==> flow/design.v <==
module ftdi_sync
(
     input           clk_i
    ,input           rst_i
    ,input           ftdi_rxf_i
    ,input           ftdi_txe_i
    ,input  [  7:0]  ftdi_data_in_i
    ,input           inport_valid_i
    ,input  [  7:0]  inport_data_i
    ,input           outport_accept_i
    ,output          ftdi_siwua_o
    ,output          ftdi_wrn_o
    ,output          ftdi_rdn_o
    ,output          ftdi_oen_o
    ,output [  7:0]  ftdi_data_out_o
    ,output          inport_accept_o
    ,output          outport_valid_o
    ,output [  7:0]  outport_data_o
);
wire [7:0] tx_data_w;
wire       tx_valid_w;
wire       tx_accept_w;
wire [6:0] tx_level_w;
ftdi_fifo
#(
    .WIDTH(8),
    .DEPTH(64),
    .ADDR_W(6),
    .COUNT_W(7)
)
u_fifo_out
(
    .clk_i(clk_i),
    .rst_i(rst_i),
    .push_i(inport_valid_i),
    .data_in_i(inport_data_i),
    .accept_o(inport_accept_o),
    .valid_o(tx_valid_w),
    .data_out_o(tx_data_w),
    .pop_i(tx_accept_w),
    .level_o(tx_level_w)
);
wire tx_empty_next_w = (tx_level_w <= 7'd1);
wire [7:0] rx_data_w  = ftdi_data_in_i;
wire       rx_valid_w = !ftdi_rdn_o && !ftdi_rxf_i;
wire       rx_accept_w;
wire [6:0] rx_level_w;
ftdi_fifo
#(
    .WIDTH(8),
    .DEPTH(64),
    .ADDR_W(6),
    .COUNT_W(7)
)
u_fifo_in
(
    .clk_i(clk_i),
    .rst_i(rst_i),
    .push_i(rx_valid_w),
    .data_in_i(rx_data_w),
    .accept_o(rx_accept_w),
    .valid_o(outport_valid_o),
    .data_out_o(outport_data_o),
    .pop_i(outport_accept_i),
    .level_o(rx_level_w)
);
wire rx_full_next_w = (rx_level_w >= 7'd63);
localparam STATE_W           = 2;
localparam STATE_IDLE        = 2'd0;
localparam STATE_TX          = 2'd1;
localparam STATE_RX          = 2'd2;
reg [STATE_W-1:0] state_q;
wire rx_space_w = rx_accept_w;
wire rx_ready_w = !ftdi_rxf_i;
wire tx_space_w = !ftdi_txe_i;
reg  tx_valid_q;
assign tx_accept_w = !tx_valid_q || (state_q == STATE_TX && tx_space_w);
always @ (posedge clk_i or posedge rst_i)
if (rst_i)
    tx_valid_q   <= 1'b0;
else if (tx_accept_w)
    tx_valid_q   <= tx_valid_w;
reg [STATE_W-1:0] next_state_r;
always @ *
begin
    next_state_r = state_q;
    case (state_q)
    STATE_IDLE :
    begin
        if (rx_ready_w && rx_space_w)
            next_state_r    = STATE_RX;
        else if (tx_space_w && (tx_valid_w || tx_valid_q))
            next_state_r    = STATE_TX;
    end
    STATE_RX :
    begin
        if (!rx_ready_w || rx_full_next_w)
            next_state_r  = STATE_IDLE;
    end
    STATE_TX :
    begin
        if (!tx_space_w || tx_empty_next_w)
            next_state_r  = STATE_IDLE;
    end    
    default:
        ;
   endcase
end
always @ (posedge clk_i or posedge rst_i)
if (rst_i)
    state_q   <= STATE_IDLE;
else
    state_q   <= next_state_r;
reg       rdn_q;
reg       wrn_q;
reg       oen_q;
reg [7:0] data_q;
always @ (posedge clk_i or posedge rst_i)
if (rst_i)
    oen_q   <= 1'b1;
else if (state_q == STATE_IDLE && next_state_r == STATE_RX)
    oen_q   <= 1'b0;
else if (state_q == STATE_RX && next_state_r == STATE_IDLE)
    oen_q   <= 1'b1;
always @ (posedge clk_i or posedge rst_i)
if (rst_i)
    rdn_q   <= 1'b1;
else if (state_q == STATE_IDLE && next_state_r == STATE_RX)
    rdn_q   <= 1'b0;
else if (state_q == STATE_RX && next_state_r == STATE_IDLE)
    rdn_q   <= 1'b1;
always @ (posedge clk_i or posedge rst_i)
if (rst_i)
    wrn_q   <= 1'b1;
else if (state_q == STATE_IDLE && next_state_r == STATE_TX)
    wrn_q   <= 1'b0;
else if (state_q == STATE_TX && next_state_r == STATE_IDLE)
    wrn_q   <= 1'b1;
always @ (posedge clk_i or posedge rst_i)
if (rst_i)
    data_q  <= 8'b0;
else if (tx_accept_w)
    data_q  <= tx_data_w;
assign ftdi_wrn_o      = wrn_q;
assign ftdi_rdn_o      = rdn_q;
assign ftdi_oen_o      = oen_q;
assign ftdi_data_out_o = data_q;
assign ftdi_siwua_o    = 1'b1;  
endmodule
module ftdi_fifo
#(
    parameter WIDTH   = 8,
    parameter DEPTH   = 4,
    parameter ADDR_W  = 2,
    parameter COUNT_W = 3
)
(
     input                clk_i
    ,input                rst_i
    ,input  [WIDTH-1:0]   data_in_i
    ,input                push_i
    ,input                pop_i
    ,output [WIDTH-1:0]   data_out_o
    ,output               accept_o
    ,output               valid_o
    ,output [COUNT_W-1:0] level_o
);
reg [WIDTH-1:0]   ram_q[DEPTH-1:0];
reg [ADDR_W-1:0]  rd_ptr_q;
reg [ADDR_W-1:0]  wr_ptr_q;
reg [COUNT_W-1:0] count_q;
always @ (posedge clk_i or posedge rst_i)
if (rst_i)
begin
    count_q   <= {(COUNT_W) {1'b0}};
    rd_ptr_q  <= {(ADDR_W) {1'b0}};
    wr_ptr_q  <= {(ADDR_W) {1'b0}};
end
else
begin
    if (push_i & accept_o)
    begin
        ram_q[wr_ptr_q] <= data_in_i;
        wr_ptr_q        <= wr_ptr_q + 1;
    end
    if (pop_i & valid_o)
        rd_ptr_q      <= rd_ptr_q + 1;
    if ((push_i & accept_o) & ~(pop_i & valid_o))
        count_q <= count_q + 1;
    else if (~(push_i & accept_o) & (pop_i & valid_o))
        count_q <= count_q - 1;
end
/*verilator lint_off WIDTH*/
assign valid_o       = (count_q != 0);
assign accept_o      = (count_q != DEPTH);
/*verilator lint_on WIDTH*/
assign data_out_o    = ram_q[rd_ptr_q];
assign level_o       = count_q;
endmodule
module ftdi_bridge
#(
     parameter MODE             = "SYNC"
    ,parameter CLK_DIV          = 2
    ,parameter GP_OUTPUTS       = 32
    ,parameter GP_INPUTS        = 32
    ,parameter GPIO_ADDRESS     = 32'hf0000000
    ,parameter GP_IN_EVENT_MASK = 0
    ,parameter AXI_ID           = 0
)
(
     input           clk_i
    ,input           rst_i
    ,input           ftdi_rxf_i
    ,input           ftdi_txe_i
    ,input  [  7:0]  ftdi_data_in_i
    ,input           mem_awready_i
    ,input           mem_wready_i
    ,input           mem_bvalid_i
    ,input  [  1:0]  mem_bresp_i
    ,input  [  3:0]  mem_bid_i
    ,input           mem_arready_i
    ,input           mem_rvalid_i
    ,input  [ 31:0]  mem_rdata_i
    ,input  [  1:0]  mem_rresp_i
    ,input  [  3:0]  mem_rid_i
    ,input           mem_rlast_i
    ,input  [ 31:0]  gp_inputs_i
    ,output          ftdi_siwua_o
    ,output          ftdi_wrn_o
    ,output          ftdi_rdn_o
    ,output          ftdi_oen_o
    ,output [  7:0]  ftdi_data_out_o
    ,output          mem_awvalid_o
    ,output [ 31:0]  mem_awaddr_o
    ,output [  3:0]  mem_awid_o
    ,output [  7:0]  mem_awlen_o
    ,output [  1:0]  mem_awburst_o
    ,output          mem_wvalid_o
    ,output [ 31:0]  mem_wdata_o
    ,output [  3:0]  mem_wstrb_o
    ,output          mem_wlast_o
    ,output          mem_bready_o
    ,output          mem_arvalid_o
    ,output [ 31:0]  mem_araddr_o
    ,output [  3:0]  mem_arid_o
    ,output [  7:0]  mem_arlen_o
    ,output [  1:0]  mem_arburst_o
    ,output          mem_rready_o
    ,output [ 31:0]  gp_outputs_o
);
localparam CMD_NOP          = 4'd0;
localparam CMD_WR           = 4'd1;
localparam CMD_RD           = 4'd2;
localparam CMD_GP_WR        = 4'd3;
localparam CMD_GP_RD        = 4'd4;
localparam CMD_GP_RD_CLR    = 4'd5;
localparam CMD_STREAM_ON    = 4'd6;
localparam CMD_STREAM_OFF   = 4'd7;
localparam LEN_W            = 12;
localparam DATA_W           = 8;
localparam STATE_W          = 4;
localparam STATE_IDLE       = 4'd0;
localparam STATE_CMD        = 4'd1;
localparam STATE_LEN        = 4'd2;
localparam STATE_ADDR0      = 4'd3;
localparam STATE_ADDR1      = 4'd4;
localparam STATE_ADDR2      = 4'd5;
localparam STATE_ADDR3      = 4'd6;
localparam STATE_WRITE      = 4'd7;
localparam STATE_READ       = 4'd8;
localparam STATE_DATA0      = 4'd9;
localparam STATE_DATA1      = 4'd10;
localparam STATE_DATA2      = 4'd11;
localparam STATE_DATA3      = 4'd12;
localparam STATE_GP_WR      = 4'd13;
localparam STATE_GP_RD      = 4'd14;
wire [DATA_W-1:0]   data_tx_w;
wire [DATA_W-1:0]   data_rx_w;
wire                wr_w;
wire                rd_w;
wire                wr_accept_w;
wire                rx_ready_w;
wire                read_skip_w;
reg [STATE_W-1:0]   state_q;
reg [LEN_W-1:0]     len_q;
reg [31:0]          mem_addr_q;
reg                 mem_cyc_q;
reg                 mem_wr_q;
reg [1:0]           data_idx_q;
reg [31:0]          data_q;
reg [GP_OUTPUTS-1:0] gp_out_q;
reg [GP_INPUTS-1:0]  gp_in_q;
wire magic_addr_w = (mem_addr_q == 32'd4026531840);
wire wr_byte_w = (state_q == STATE_WRITE) && rx_ready_w && !mem_cyc_q && (len_q != {LEN_W{1'b0}});
reg [STATE_W-1:0] next_state_r;
always @ *
begin
    next_state_r = state_q;
    case (state_q)
    STATE_IDLE :
    begin
        if (rx_ready_w)
            next_state_r    = STATE_CMD;
    end
    STATE_CMD :
    begin
        if (data_rx_w[3:0] == CMD_NOP)
            next_state_r  = STATE_IDLE;
        else if (data_rx_w[3:0] == CMD_WR || data_rx_w[3:0] == CMD_RD)
            next_state_r  = STATE_LEN;
        else if (data_rx_w[3:0] == CMD_GP_WR)
            next_state_r  = STATE_GP_WR;
        else if (data_rx_w[3:0] == CMD_GP_RD)
            next_state_r  = STATE_GP_RD;
        else
            next_state_r  = STATE_IDLE;
    end
    STATE_LEN :
    begin
        if (rx_ready_w)
            next_state_r  = STATE_ADDR0;
    end
    STATE_ADDR0 : if (rx_ready_w) next_state_r  = STATE_ADDR1;
    STATE_ADDR1 : if (rx_ready_w) next_state_r  = STATE_ADDR2;
    STATE_ADDR2 : if (rx_ready_w) next_state_r  = STATE_ADDR3;
    STATE_ADDR3 :
    begin
        if (rx_ready_w && mem_wr_q) 
            next_state_r  = STATE_WRITE;
        else if (rx_ready_w) 
            next_state_r  = STATE_READ;            
    end
    STATE_WRITE :
    begin
        if (len_q == {LEN_W{1'b0}} && (mem_bvalid_i || magic_addr_w))
            next_state_r  = STATE_IDLE;
        else
            next_state_r  = STATE_WRITE;
    end
    STATE_READ :
    begin
        if (mem_rvalid_i || magic_addr_w)
            next_state_r  = STATE_DATA0;
    end
    STATE_DATA0 :
    begin
        if (read_skip_w)
            next_state_r  = STATE_DATA1;
        else if (wr_accept_w && (len_q == {LEN_W{1'b0}}))
            next_state_r  = STATE_IDLE;
        else if (wr_accept_w)
            next_state_r  = STATE_DATA1;
    end
    STATE_DATA1 :
    begin
        if (read_skip_w)
            next_state_r  = STATE_DATA2;
        else if (wr_accept_w && (len_q == {LEN_W{1'b0}}))
            next_state_r  = STATE_IDLE;
        else if (wr_accept_w)
            next_state_r  = STATE_DATA2;
    end
    STATE_DATA2 :
    begin
        if (read_skip_w)
            next_state_r  = STATE_DATA3;
        else if (wr_accept_w && (len_q == {LEN_W{1'b0}}))
            next_state_r  = STATE_IDLE;
        else if (wr_accept_w)
            next_state_r  = STATE_DATA3;
    end
    STATE_DATA3 :
    begin
        if (wr_accept_w && (len_q != {LEN_W{1'b0}}))
            next_state_r  = STATE_READ;
        else if (wr_accept_w)
            next_state_r  = STATE_IDLE;
    end
    STATE_GP_WR :
    begin
        if (rx_ready_w)
            next_state_r  = STATE_IDLE;
    end
    STATE_GP_RD :
    begin
        if (wr_accept_w)
            next_state_r  = STATE_IDLE;
    end
    default:
        ;
   endcase
end
always @ (posedge clk_i or posedge rst_i)
if (rst_i)
    state_q   <= STATE_IDLE;
else
    state_q   <= next_state_r;
assign wr_w = (((state_q == STATE_DATA0) |
               (state_q == STATE_DATA1) |
               (state_q == STATE_DATA2) |
               (state_q == STATE_DATA3)) && !read_skip_w) |
              (state_q == STATE_GP_RD);
assign rd_w = (state_q == STATE_CMD) |
              (state_q == STATE_LEN) |
              (state_q == STATE_ADDR0) |
              (state_q == STATE_ADDR1) |
              (state_q == STATE_ADDR2) |
              (state_q == STATE_ADDR3) |
              (state_q == STATE_WRITE && !mem_cyc_q && len_q != {LEN_W{1'b0}}) |
              (state_q == STATE_GP_WR);
always @ (posedge clk_i or posedge rst_i)
if (rst_i)
    len_q       <= {LEN_W{1'b0}};
else if (state_q == STATE_CMD && rx_ready_w)
    len_q[11:8] <= data_rx_w[7:4];
else if (state_q == STATE_LEN && rx_ready_w)
    len_q[7:0]  <= data_rx_w[7:0];
else if (wr_byte_w)
    len_q       <= len_q - {{(LEN_W-1){1'b0}}, 1'b1};
else if (state_q == STATE_READ && ((mem_cyc_q && mem_rvalid_i) || magic_addr_w))
    len_q       <= len_q - {{(LEN_W-1){1'b0}}, 1'b1};
else if (((state_q == STATE_DATA0) || (state_q == STATE_DATA1) || (state_q == STATE_DATA2)) && wr_accept_w && !read_skip_w)
    len_q       <= len_q - {{(LEN_W-1){1'b0}}, 1'b1};
always @ (posedge clk_i or posedge rst_i)
if (rst_i)
    mem_addr_q        <= 'd0;
else if (state_q == STATE_ADDR0 && rx_ready_w)
    mem_addr_q[31:24] <= data_rx_w;
else if (state_q == STATE_ADDR1 && rx_ready_w)
    mem_addr_q[23:16] <= data_rx_w;
else if (state_q == STATE_ADDR2 && rx_ready_w)
    mem_addr_q[15:8]  <= data_rx_w;
else if (state_q == STATE_ADDR3 && rx_ready_w)
    mem_addr_q[7:0]   <= data_rx_w;
else if (state_q == STATE_WRITE && (mem_cyc_q && mem_bvalid_i))
    mem_addr_q        <= {mem_addr_q[31:2], 2'b0} + 'd4;
else if (state_q == STATE_READ && (mem_cyc_q && mem_rvalid_i))
    mem_addr_q        <= {mem_addr_q[31:2], 2'b0} + 'd4;
always @ (posedge clk_i or posedge rst_i)
if (rst_i)
    data_idx_q <= 2'b0;
else if (state_q == STATE_ADDR3)
    data_idx_q <= data_rx_w[1:0];
else if (wr_byte_w)
    data_idx_q <= data_idx_q + 2'd1;
else if (((state_q == STATE_DATA0) || (state_q == STATE_DATA1) || (state_q == STATE_DATA2)) && (data_idx_q != 2'b0))
    data_idx_q <= data_idx_q - 2'd1;
assign read_skip_w = (data_idx_q != 2'b0);
always @ (posedge clk_i or posedge rst_i)
if (rst_i)
    data_q <= 32'b0;
else if (state_q == STATE_IDLE)
    data_q <= {{(32-GP_INPUTS){1'b0}}, gp_in_q};
else if (wr_byte_w)
begin
    case (data_idx_q)
        2'd0: data_q[7:0]   <= data_rx_w;
        2'd1: data_q[15:8]  <= data_rx_w;
        2'd2: data_q[23:16] <= data_rx_w;
        2'd3: data_q[31:24] <= data_rx_w;
    endcase
end
else if (state_q == STATE_READ && mem_rvalid_i)
    data_q <= mem_rdata_i;
else if (((state_q == STATE_DATA0) || (state_q == STATE_DATA1) || (state_q == STATE_DATA2)) && (wr_accept_w || read_skip_w))
    data_q <= {8'b0, data_q[31:8]};
assign data_tx_w  = data_q[7:0];
assign mem_wdata_o = data_q;
reg mem_awvalid_q;
reg mem_awvalid_r;
reg mem_wvalid_q;
reg mem_wvalid_r;
always @ *
begin
    mem_awvalid_r = 1'b0;
    mem_wvalid_r  = 1'b0;
    if (mem_awvalid_o && !mem_awready_i)
        mem_awvalid_r = mem_awvalid_q;
    else if (mem_awvalid_o)
        mem_awvalid_r = 1'b0;
    else if (wr_byte_w && (data_idx_q == 2'd3 || len_q == 1))
        mem_awvalid_r = !magic_addr_w;
    if (mem_wvalid_o && !mem_wready_i)
        mem_wvalid_r = mem_wvalid_q;
    else if (mem_wvalid_o)
        mem_wvalid_r = 1'b0;
    else if (wr_byte_w && (data_idx_q == 2'd3 || len_q == 1))
        mem_wvalid_r = !magic_addr_w;
end
always @ (posedge clk_i or posedge rst_i)
if (rst_i)
begin
    mem_awvalid_q <= 1'b0;
    mem_wvalid_q  <= 1'b0;
end
else
begin
    mem_awvalid_q <= mem_awvalid_r;
    mem_wvalid_q  <= mem_wvalid_r;
end
assign mem_awvalid_o = mem_awvalid_q;
assign mem_wvalid_o  = mem_wvalid_q;
assign mem_awaddr_o  = {mem_addr_q[31:2], 2'b0};
assign mem_awid_o    = AXI_ID;
assign mem_awlen_o   = 8'b0;
assign mem_awburst_o = 2'b01;
assign mem_wlast_o   = 1'b1;
assign mem_bready_o = 1'b1;
reg mem_arvalid_q;
reg mem_arvalid_r;
always @ *
begin
    mem_arvalid_r = 1'b0;
    if (mem_arvalid_o && !mem_arready_i)
        mem_arvalid_r = mem_arvalid_q;
    else if (mem_arvalid_o)
        mem_arvalid_r = 1'b0;
    else if (state_q == STATE_READ && !mem_cyc_q)
        mem_arvalid_r = !magic_addr_w;
end
always @ (posedge clk_i or posedge rst_i)
if (rst_i)
    mem_arvalid_q <= 1'b0;
else
    mem_arvalid_q <= mem_arvalid_r;
assign mem_arvalid_o = mem_arvalid_q;
assign mem_araddr_o  = {mem_addr_q[31:2], 2'b0};
assign mem_arid_o    = AXI_ID;
assign mem_arlen_o   = 8'b0;
assign mem_arburst_o = 2'b01;
assign mem_rready_o  = 1'b1;
reg [3:0] mem_sel_q;
reg [3:0] mem_sel_r;
always @ *
begin
    mem_sel_r = 4'b1111;
    case (data_idx_q)
    2'd0: mem_sel_r = 4'b0001;
    2'd1: mem_sel_r = 4'b0011;
    2'd2: mem_sel_r = 4'b0111;
    2'd3: mem_sel_r = 4'b1111;
    endcase
    case (mem_addr_q[1:0])
    2'd0: mem_sel_r = mem_sel_r & 4'b1111;
    2'd1: mem_sel_r = mem_sel_r & 4'b1110;
    2'd2: mem_sel_r = mem_sel_r & 4'b1100;
    2'd3: mem_sel_r = mem_sel_r & 4'b1000;
    endcase
end
always @ (posedge clk_i or posedge rst_i)
if (rst_i)
    mem_sel_q    <= 4'b0;
else if (state_q == STATE_IDLE)
    mem_sel_q   <= 4'b1111;
else if (wr_byte_w && (data_idx_q == 2'd3 || len_q == 1))
    mem_sel_q   <= mem_sel_r;
assign mem_wstrb_o  = mem_sel_q;
always @ (posedge clk_i or posedge rst_i)
if (rst_i)
    mem_wr_q    <= 1'b0;
else if (state_q == STATE_CMD && rx_ready_w)
    mem_wr_q    <= (data_rx_w[3:0] == CMD_WR);
always @ (posedge clk_i or posedge rst_i)
if (rst_i == 1'b1)
    mem_cyc_q <= 1'b0;
else if (mem_arvalid_r || mem_awvalid_r)
    mem_cyc_q <= 1'b1;
else if (mem_bvalid_i || mem_rvalid_i)
    mem_cyc_q <= 1'b0;
reg gpio_wr_q;
always @ (posedge clk_i or posedge rst_i)
if (rst_i)
    gpio_wr_q <= 1'b0;
else if (magic_addr_w && wr_byte_w && (data_idx_q == 2'd3 || len_q == 1))
    gpio_wr_q <= 1'b1;
else
    gpio_wr_q <= 1'b0;
always @ (posedge clk_i or posedge rst_i)
if (rst_i)
    gp_out_q <= {(GP_OUTPUTS){1'b0}};
else if (state_q == STATE_GP_WR && rx_ready_w)
    gp_out_q <= {{(GP_OUTPUTS-8){1'b0}}, data_rx_w};
else if (gpio_wr_q)
    gp_out_q <= data_q[GP_OUTPUTS-1:0];
assign gp_outputs_o = gp_out_q;
reg [GP_INPUTS-1:0]  gp_in_r;
always @ *
begin
    if ((state_q == STATE_GP_RD) && wr_accept_w)
        gp_in_r = gp_inputs_i;
    else
        gp_in_r = (gp_in_q & GP_IN_EVENT_MASK) | gp_inputs_i;
end
always @ (posedge clk_i or posedge rst_i)
if (rst_i)
    gp_in_q <= {(GP_INPUTS){1'b0}};
else
    gp_in_q <= gp_in_r;
generate
if (1)
begin
    ftdi_sync
    u_sync
    (
        .clk_i(clk_i),
        .rst_i(rst_i),
        .ftdi_rxf_i(ftdi_rxf_i),
        .ftdi_txe_i(ftdi_txe_i),
        .ftdi_siwua_o(ftdi_siwua_o),
        .ftdi_wrn_o(ftdi_wrn_o),
        .ftdi_rdn_o(ftdi_rdn_o),
        .ftdi_oen_o(ftdi_oen_o),
        .ftdi_data_out_o(ftdi_data_out_o),
        .ftdi_data_in_i(ftdi_data_in_i),
        .outport_valid_o(rx_ready_w),
        .outport_data_o(data_rx_w),
        .outport_accept_i(rd_w),
        .inport_valid_i(wr_w),
        .inport_data_i(data_tx_w),
        .inport_accept_o(wr_accept_w)
    );
end
endgenerate
endmodule
# From RTL to reports: ftdi_bridge
# What the tools print for ftdi_bridge, step after step.
# Line numbers count from 1 in the design file above.
design:
  top: "ftdi_bridge"
  clock_port: "clk_i"
  lib: "sky130hd"
  pvt_corner: "tt_025C_1v80"

# Elaborated design
# Yosys after proc, flatten, opt, wreduce and memory -nomap, before mapping. Print and check cells are not counted. Equal cells are merged and count once.
word_totals:
  regBits: 1231
  in_bits: 94
  output_inout_bits: 178
  elab_cells: 851
op_classes:
  n_addsub: 12
  n_cmp: 2
  equal: 306
  muxes: 107
  logic: 28
  reduce_and_logical: 236
ops:
  columns: ["op", "n"]
  rows:
  - ["case mux 8 bit (select 64 bit)", 2]
  - ["== test 6 bit with constant B", 128]
  - ["AND reduction 3 bit", 128]
  - ["== test 6 x 5 -> 1 bit with constant B", 64]
  - ["2-to-1 mux 8 bit", 42]
  - ["== test 6 x 4 -> 1 bit with constant B", 32]
  - ["2-to-1 mux 4 bit", 31]
  - ["== test 6 x 3 -> 1 bit with constant B", 16]
  - ["2-to-1 mux 32 bit", 2]
  - ["case mux 4 bit (select 15 bit)", 1]
  - ["== test 6 x 2 -> 1 bit with constant B", 8]
  - ["logical AND 1 bit", 42]
  - ["adder 32 x 3 -> 32 bit with constant B", 1]
  - ["== test 32 bit with constant B", 1]
  - ["case mux 4 bit (select 4 bit)", 2]
  - ["== test 4 bit with constant B", 7]
  - ["2-to-1 mux 7 bit", 4]
  - ["adder 6 x 1 -> 6 bit with constant B", 4]
  - ["== test 6 x 1 -> 1 bit with constant B", 4]
  - ["logical NOT 6 bit", 4]
  - ["== test 4 x 3 -> 1 bit with constant B", 5]
  - ["nonzero test 2 bit", 8]
  - ["== test 4 x 2 -> 1 bit with constant B", 4]
  - ["AND reduction 4 bit", 4]
  - ["nonzero test 15 bit", 1]
  - ["nonzero test 3 bit", 5]
  - ["logical OR 1 bit", 14]
  - ["!= test 2 x 1 -> 1 bit with constant B", 7]
# Other operator kinds: 32; their cells: 120.

# Longest topological paths
# Depth = most cells in a row (Yosys ltp): at word level without a register or memory, in the mapped netlist without a sequential cell, where the memories' decode and read muxes count.
logic_depth:
  depth_word: 12
  abc_area: 1
  mapped_depth: 21

# After synthesis
# Yosys stat after the flow's synthesis: flattened, memories mapped to cells. It holds for the ABC_AREA given above (unset counts as 0); a run with the other value may have another netlist.
# The area totals of this step are shown rounded.
mapped:
  mapped_cells: 5100
  area_mm2: 0.0541
  sequential_area_mm2: 0.0362
  ffs: 1243
types:
  columns: ["cell", "n"]
  rows:
  - ["sky130_fd_sc_hd__edfxtp_1", 1024]
  - ["sky130_fd_sc_hd__dfrtp_1", 215]
  - ["sky130_fd_sc_hd__nand2_1", 1383]
  - ["sky130_fd_sc_hd__nor2_1", 661]
  - ["sky130_fd_sc_hd__inv_1", 455]
  - ["sky130_fd_sc_hd__nand3_1", 297]
  - ["sky130_fd_sc_hd__nand4_1", 128]
  - ["sky130_fd_sc_hd__buf_4", 104]
  - ["sky130_fd_sc_hd__o21ai_0", 91]
  - ["sky130_fd_sc_hd__ha_1", 35]
  - ["sky130_fd_sc_hd__xor2_1", 47]
  - ["sky130_fd_sc_hd__a21oi_1", 81]
  - ["sky130_fd_sc_hd__nor3_1", 76]
  - ["sky130_fd_sc_hd__o2111ai_1", 43]
  - ["sky130_fd_sc_hd__o211ai_1", 48]
  - ["sky130_fd_sc_hd__a211oi_1", 33]
  - ["sky130_fd_sc_hd__clkbuf_1", 65]
  - ["sky130_fd_sc_hd__buf_2", 44]
# Other cell types: 44; their cells: 270.

# Path before layout
# OpenSTA on the mapped netlist: ideal clock, no wires. The path of least setup slack (recovery checks aside). Input and output delay are each 20% of the period. Register names are those of the netlist, which keeps one name where synthesis merged equal registers.
synth_path:
  path_kind: "input-to-reg"
  from: "in rst_i"
  to: "reg genblk1.u_sync.u_fifo_in.ram_q[15][0]"
  clock_period_ps: 10000
  in_delay_ps: 2000
  launch_ps: 2000
  arrival_ps: 7735
  required_time_ps: 9626
  slack_ps: 1891
  path_delay_ps: 6109
  path_stages: 3
  path_buffers: 0
  synth_period_reached_ps: 8109
# "path_delay_ps" is the arrival time less input delay plus setup time.
# "path_stages" counts driving pins, that of a launching flip-flop among them; a cell with two outputs on the path counts twice.
# "synth_period_reached_ps" is the clock period less the worst setup slack; recovery checks do not enter. This is arithmetic on one report: input and output delays are still those of the set period (20% each).
# Between the ends stands the longest chain of elaborated cells between them, by number of cells; it is not shown to be the way that was timed. Of several equally long chains one is given.
# A line is the first line of the expression or statement that the cell stems from. Yosys adds cells for indexed reads and writes and turns some case tables into memories.
synth_via:
  cell_sequence: "sky130_fd_sc_hd__inv_1 sky130_fd_sc_hd__nand2_1 sky130_fd_sc_hd__nor2_1"
  elab_chain_len: 2
  cells_between: 2
  cone_classes: "logic (1); reduce/logical (1)"
synth_rtl:
  columns: ["item", "line_no", "source"]
  rows:
  - ["start, declared", 212, ",input           rst_i"]
  - ["NOT 1 bit", null, null]
  - ["AND reduction 3 bit", null, null]
  - ["end, assigned", 183, "ram_q[wr_ptr_q] <= data_in_i;"]
  - ["end, declared", 168, "reg [WIDTH-1:0]   ram_q[DEPTH-1:0];"]

# Timing after layout
# From the final timing report of record 1: the path of least setup slack in the routed layout; clock arrival at registers is part of the times.
# The report prints the path's times to 10 ps; the period is as set.
layout_path:
  path_kind: "reg-to-output"
  from: "reg data_q[7]"
  to: "out mem_wdata_o[7]"
  clock_period_ps: 10000
  out_delay_ps: 2000
  launch_ps: 730
  arrival_ps: 2780
  required_time_ps: 8000
  slack_ps: 5220
  path_stages: 3
  path_buffers: 2
# A register here has more assigning lines than the two given.
layout_via:
  cell_sequence: "sky130_fd_sc_hd__dfrtp_2 sky130_fd_sc_hd__buf_4 sky130_fd_sc_hd__clkdlybuf4s50_1"
  elab_chain_len: 0
  cells_between: 0
layout_rtl:
  columns: ["item", "line_no", "source"]
  rows:
  - ["start, declared", 290, "reg [31:0]          data_q;"]
  - ["start, assigned", 453, "data_q <= {{(32-GP_INPUTS){1'b0}}, gp_in_q};"]
  - ["start, assigned", 457, "2'd0: data_q[7:0]   <= data_rx_w;"]
  - ["end, declared", 239, ",output [ 31:0]  mem_wdata_o"]

Stored flow runs of ftdi_bridge (3 of them; Yosys, OpenROAD, sky130hd). They differ in their settings and are not a sequence. Constraints: input delay and output delay 20% of the set period each, output load 0.01 pF.
"total_power_w" is the tool's figure for a default switching activity; nothing was simulated.
The measured numbers are rounded.

--- record 1 ---
==> flow/run.sh <==
#!/bin/bash
# the make line also repeats the synthesis and layout settings of config.mk as NAME=value (left out here)
make -C /OpenROAD-flow-scripts/flow DESIGN_CONFIG=/design/flow/config.mk WORK_HOME=/design/flow/orfs CLKGATE_MAP_FILE= finish
==> flow/config.mk <==
export PLATFORM = sky130hd
export DESIGN_NAME = ftdi_bridge
export DESIGN_NICKNAME = ftdi_bridge
export VERILOG_FILES = /design/flow/design.v
export SDC_FILE = /design/flow/constraint.sdc
export NUM_CORES = 4
export LEC_CHECK = 0
export ABC_AREA = 1
export CAP_MARGIN = 20
export CORE_ASPECT_RATIO = 1.15
export CORE_MARGIN = 7
export CORE_UTILIZATION = 40
export CTS_CLUSTER_DIAMETER = 244
export SETUP_SLACK_MARGIN = -0.88
export SLEW_MARGIN = 0
==> flow/constraint.sdc <==
create_clock -name core_clock -period 10.0 [get_ports {clk_i}]
set_input_delay 2.0000 -clock core_clock [delete_from_list [all_inputs] [get_ports {clk_i}]]
set_output_delay 2.0000 -clock core_clock [all_outputs]
set_load 0.01 [all_outputs]

==> results, as YAML <==
results:
  die_area_mm2: 0.146
  yosys_chip_area_mm2: 0.0541
  setup_worst_slack_ps: 5220
  total_power_w: 0.0169
  fin_tns_ps: 0
  finish.utilization_pct: 46.5

--- record 2 ---
==> flow/run.sh <==
#!/bin/bash
# the make line also repeats the synthesis and layout settings of config.mk as NAME=value (left out here)
make -C /OpenROAD-flow-scripts/flow DESIGN_CONFIG=/design/flow/config.mk WORK_HOME=/design/flow/orfs CLKGATE_MAP_FILE= finish
==> flow/config.mk <==
export PLATFORM = sky130hd
export DESIGN_NAME = ftdi_bridge
export DESIGN_NICKNAME = ftdi_bridge
export VERILOG_FILES = /design/flow/design.v
export SDC_FILE = /design/flow/constraint.sdc
export NUM_CORES = 4
export LEC_CHECK = 0
export CAP_MARGIN = 5
export CELL_PAD_IN_SITES_DETAIL_PLACEMENT = 0
export CELL_PAD_IN_SITES_GLOBAL_PLACEMENT = 1
export CORE_MARGIN = 5
export CORE_UTILIZATION = 20
export CTS_CLUSTER_SIZE = 95
export MAX_ROUTING_LAYER = met5
export PLACE_DENSITY_LB_ADDON = 0.08
export SETUP_SLACK_MARGIN = 1.31
export SLEW_MARGIN = 20
==> flow/constraint.sdc <==
create_clock -name core_clock -period 4.69 [get_ports {clk_i}]
set_input_delay 0.9380 -clock core_clock [delete_from_list [all_inputs] [get_ports {clk_i}]]
set_output_delay 0.9380 -clock core_clock [all_outputs]
set_load 0.01 [all_outputs]

==> results, as YAML <==
results:
  die_area_mm2: 0.266
  yosys_chip_area_mm2: 0.0512
  setup_worst_slack_ps: 1180
  total_power_w: 0.045
  fin_tns_ps: 0
  finish.utilization_pct: 26.8

--- record 3 ---
==> flow/run.sh <==
#!/bin/bash
# the make line also repeats the synthesis and layout settings of config.mk as NAME=value (left out here)
make -C /OpenROAD-flow-scripts/flow DESIGN_CONFIG=/design/flow/config.mk WORK_HOME=/design/flow/orfs CLKGATE_MAP_FILE= finish
==> flow/config.mk <==
export PLATFORM = sky130hd
export DESIGN_NAME = ftdi_bridge
export DESIGN_NICKNAME = ftdi_bridge
export VERILOG_FILES = /design/flow/design.v
export SDC_FILE = /design/flow/constraint.sdc
export NUM_CORES = 4
export LEC_CHECK = 0
export CAP_MARGIN = 20
export CORE_MARGIN = 2
export CORE_UTILIZATION = 71
export SLEW_MARGIN = 20
==> flow/constraint.sdc <==
create_clock -name core_clock -period 5.43 [get_ports {clk_i}]
set_input_delay 1.0860 -clock core_clock [delete_from_list [all_inputs] [get_ports {clk_i}]]
set_output_delay 1.0860 -clock core_clock [all_outputs]
set_load 0.01 [all_outputs]

==> results, as YAML <==
results:
  die_area_mm2: 0.0743
  yosys_chip_area_mm2: 0.0512
  setup_worst_slack_ps: 497
  total_power_w: 0.0309
  fin_tns_ps: 0
  finish.utilization_pct: 82.1
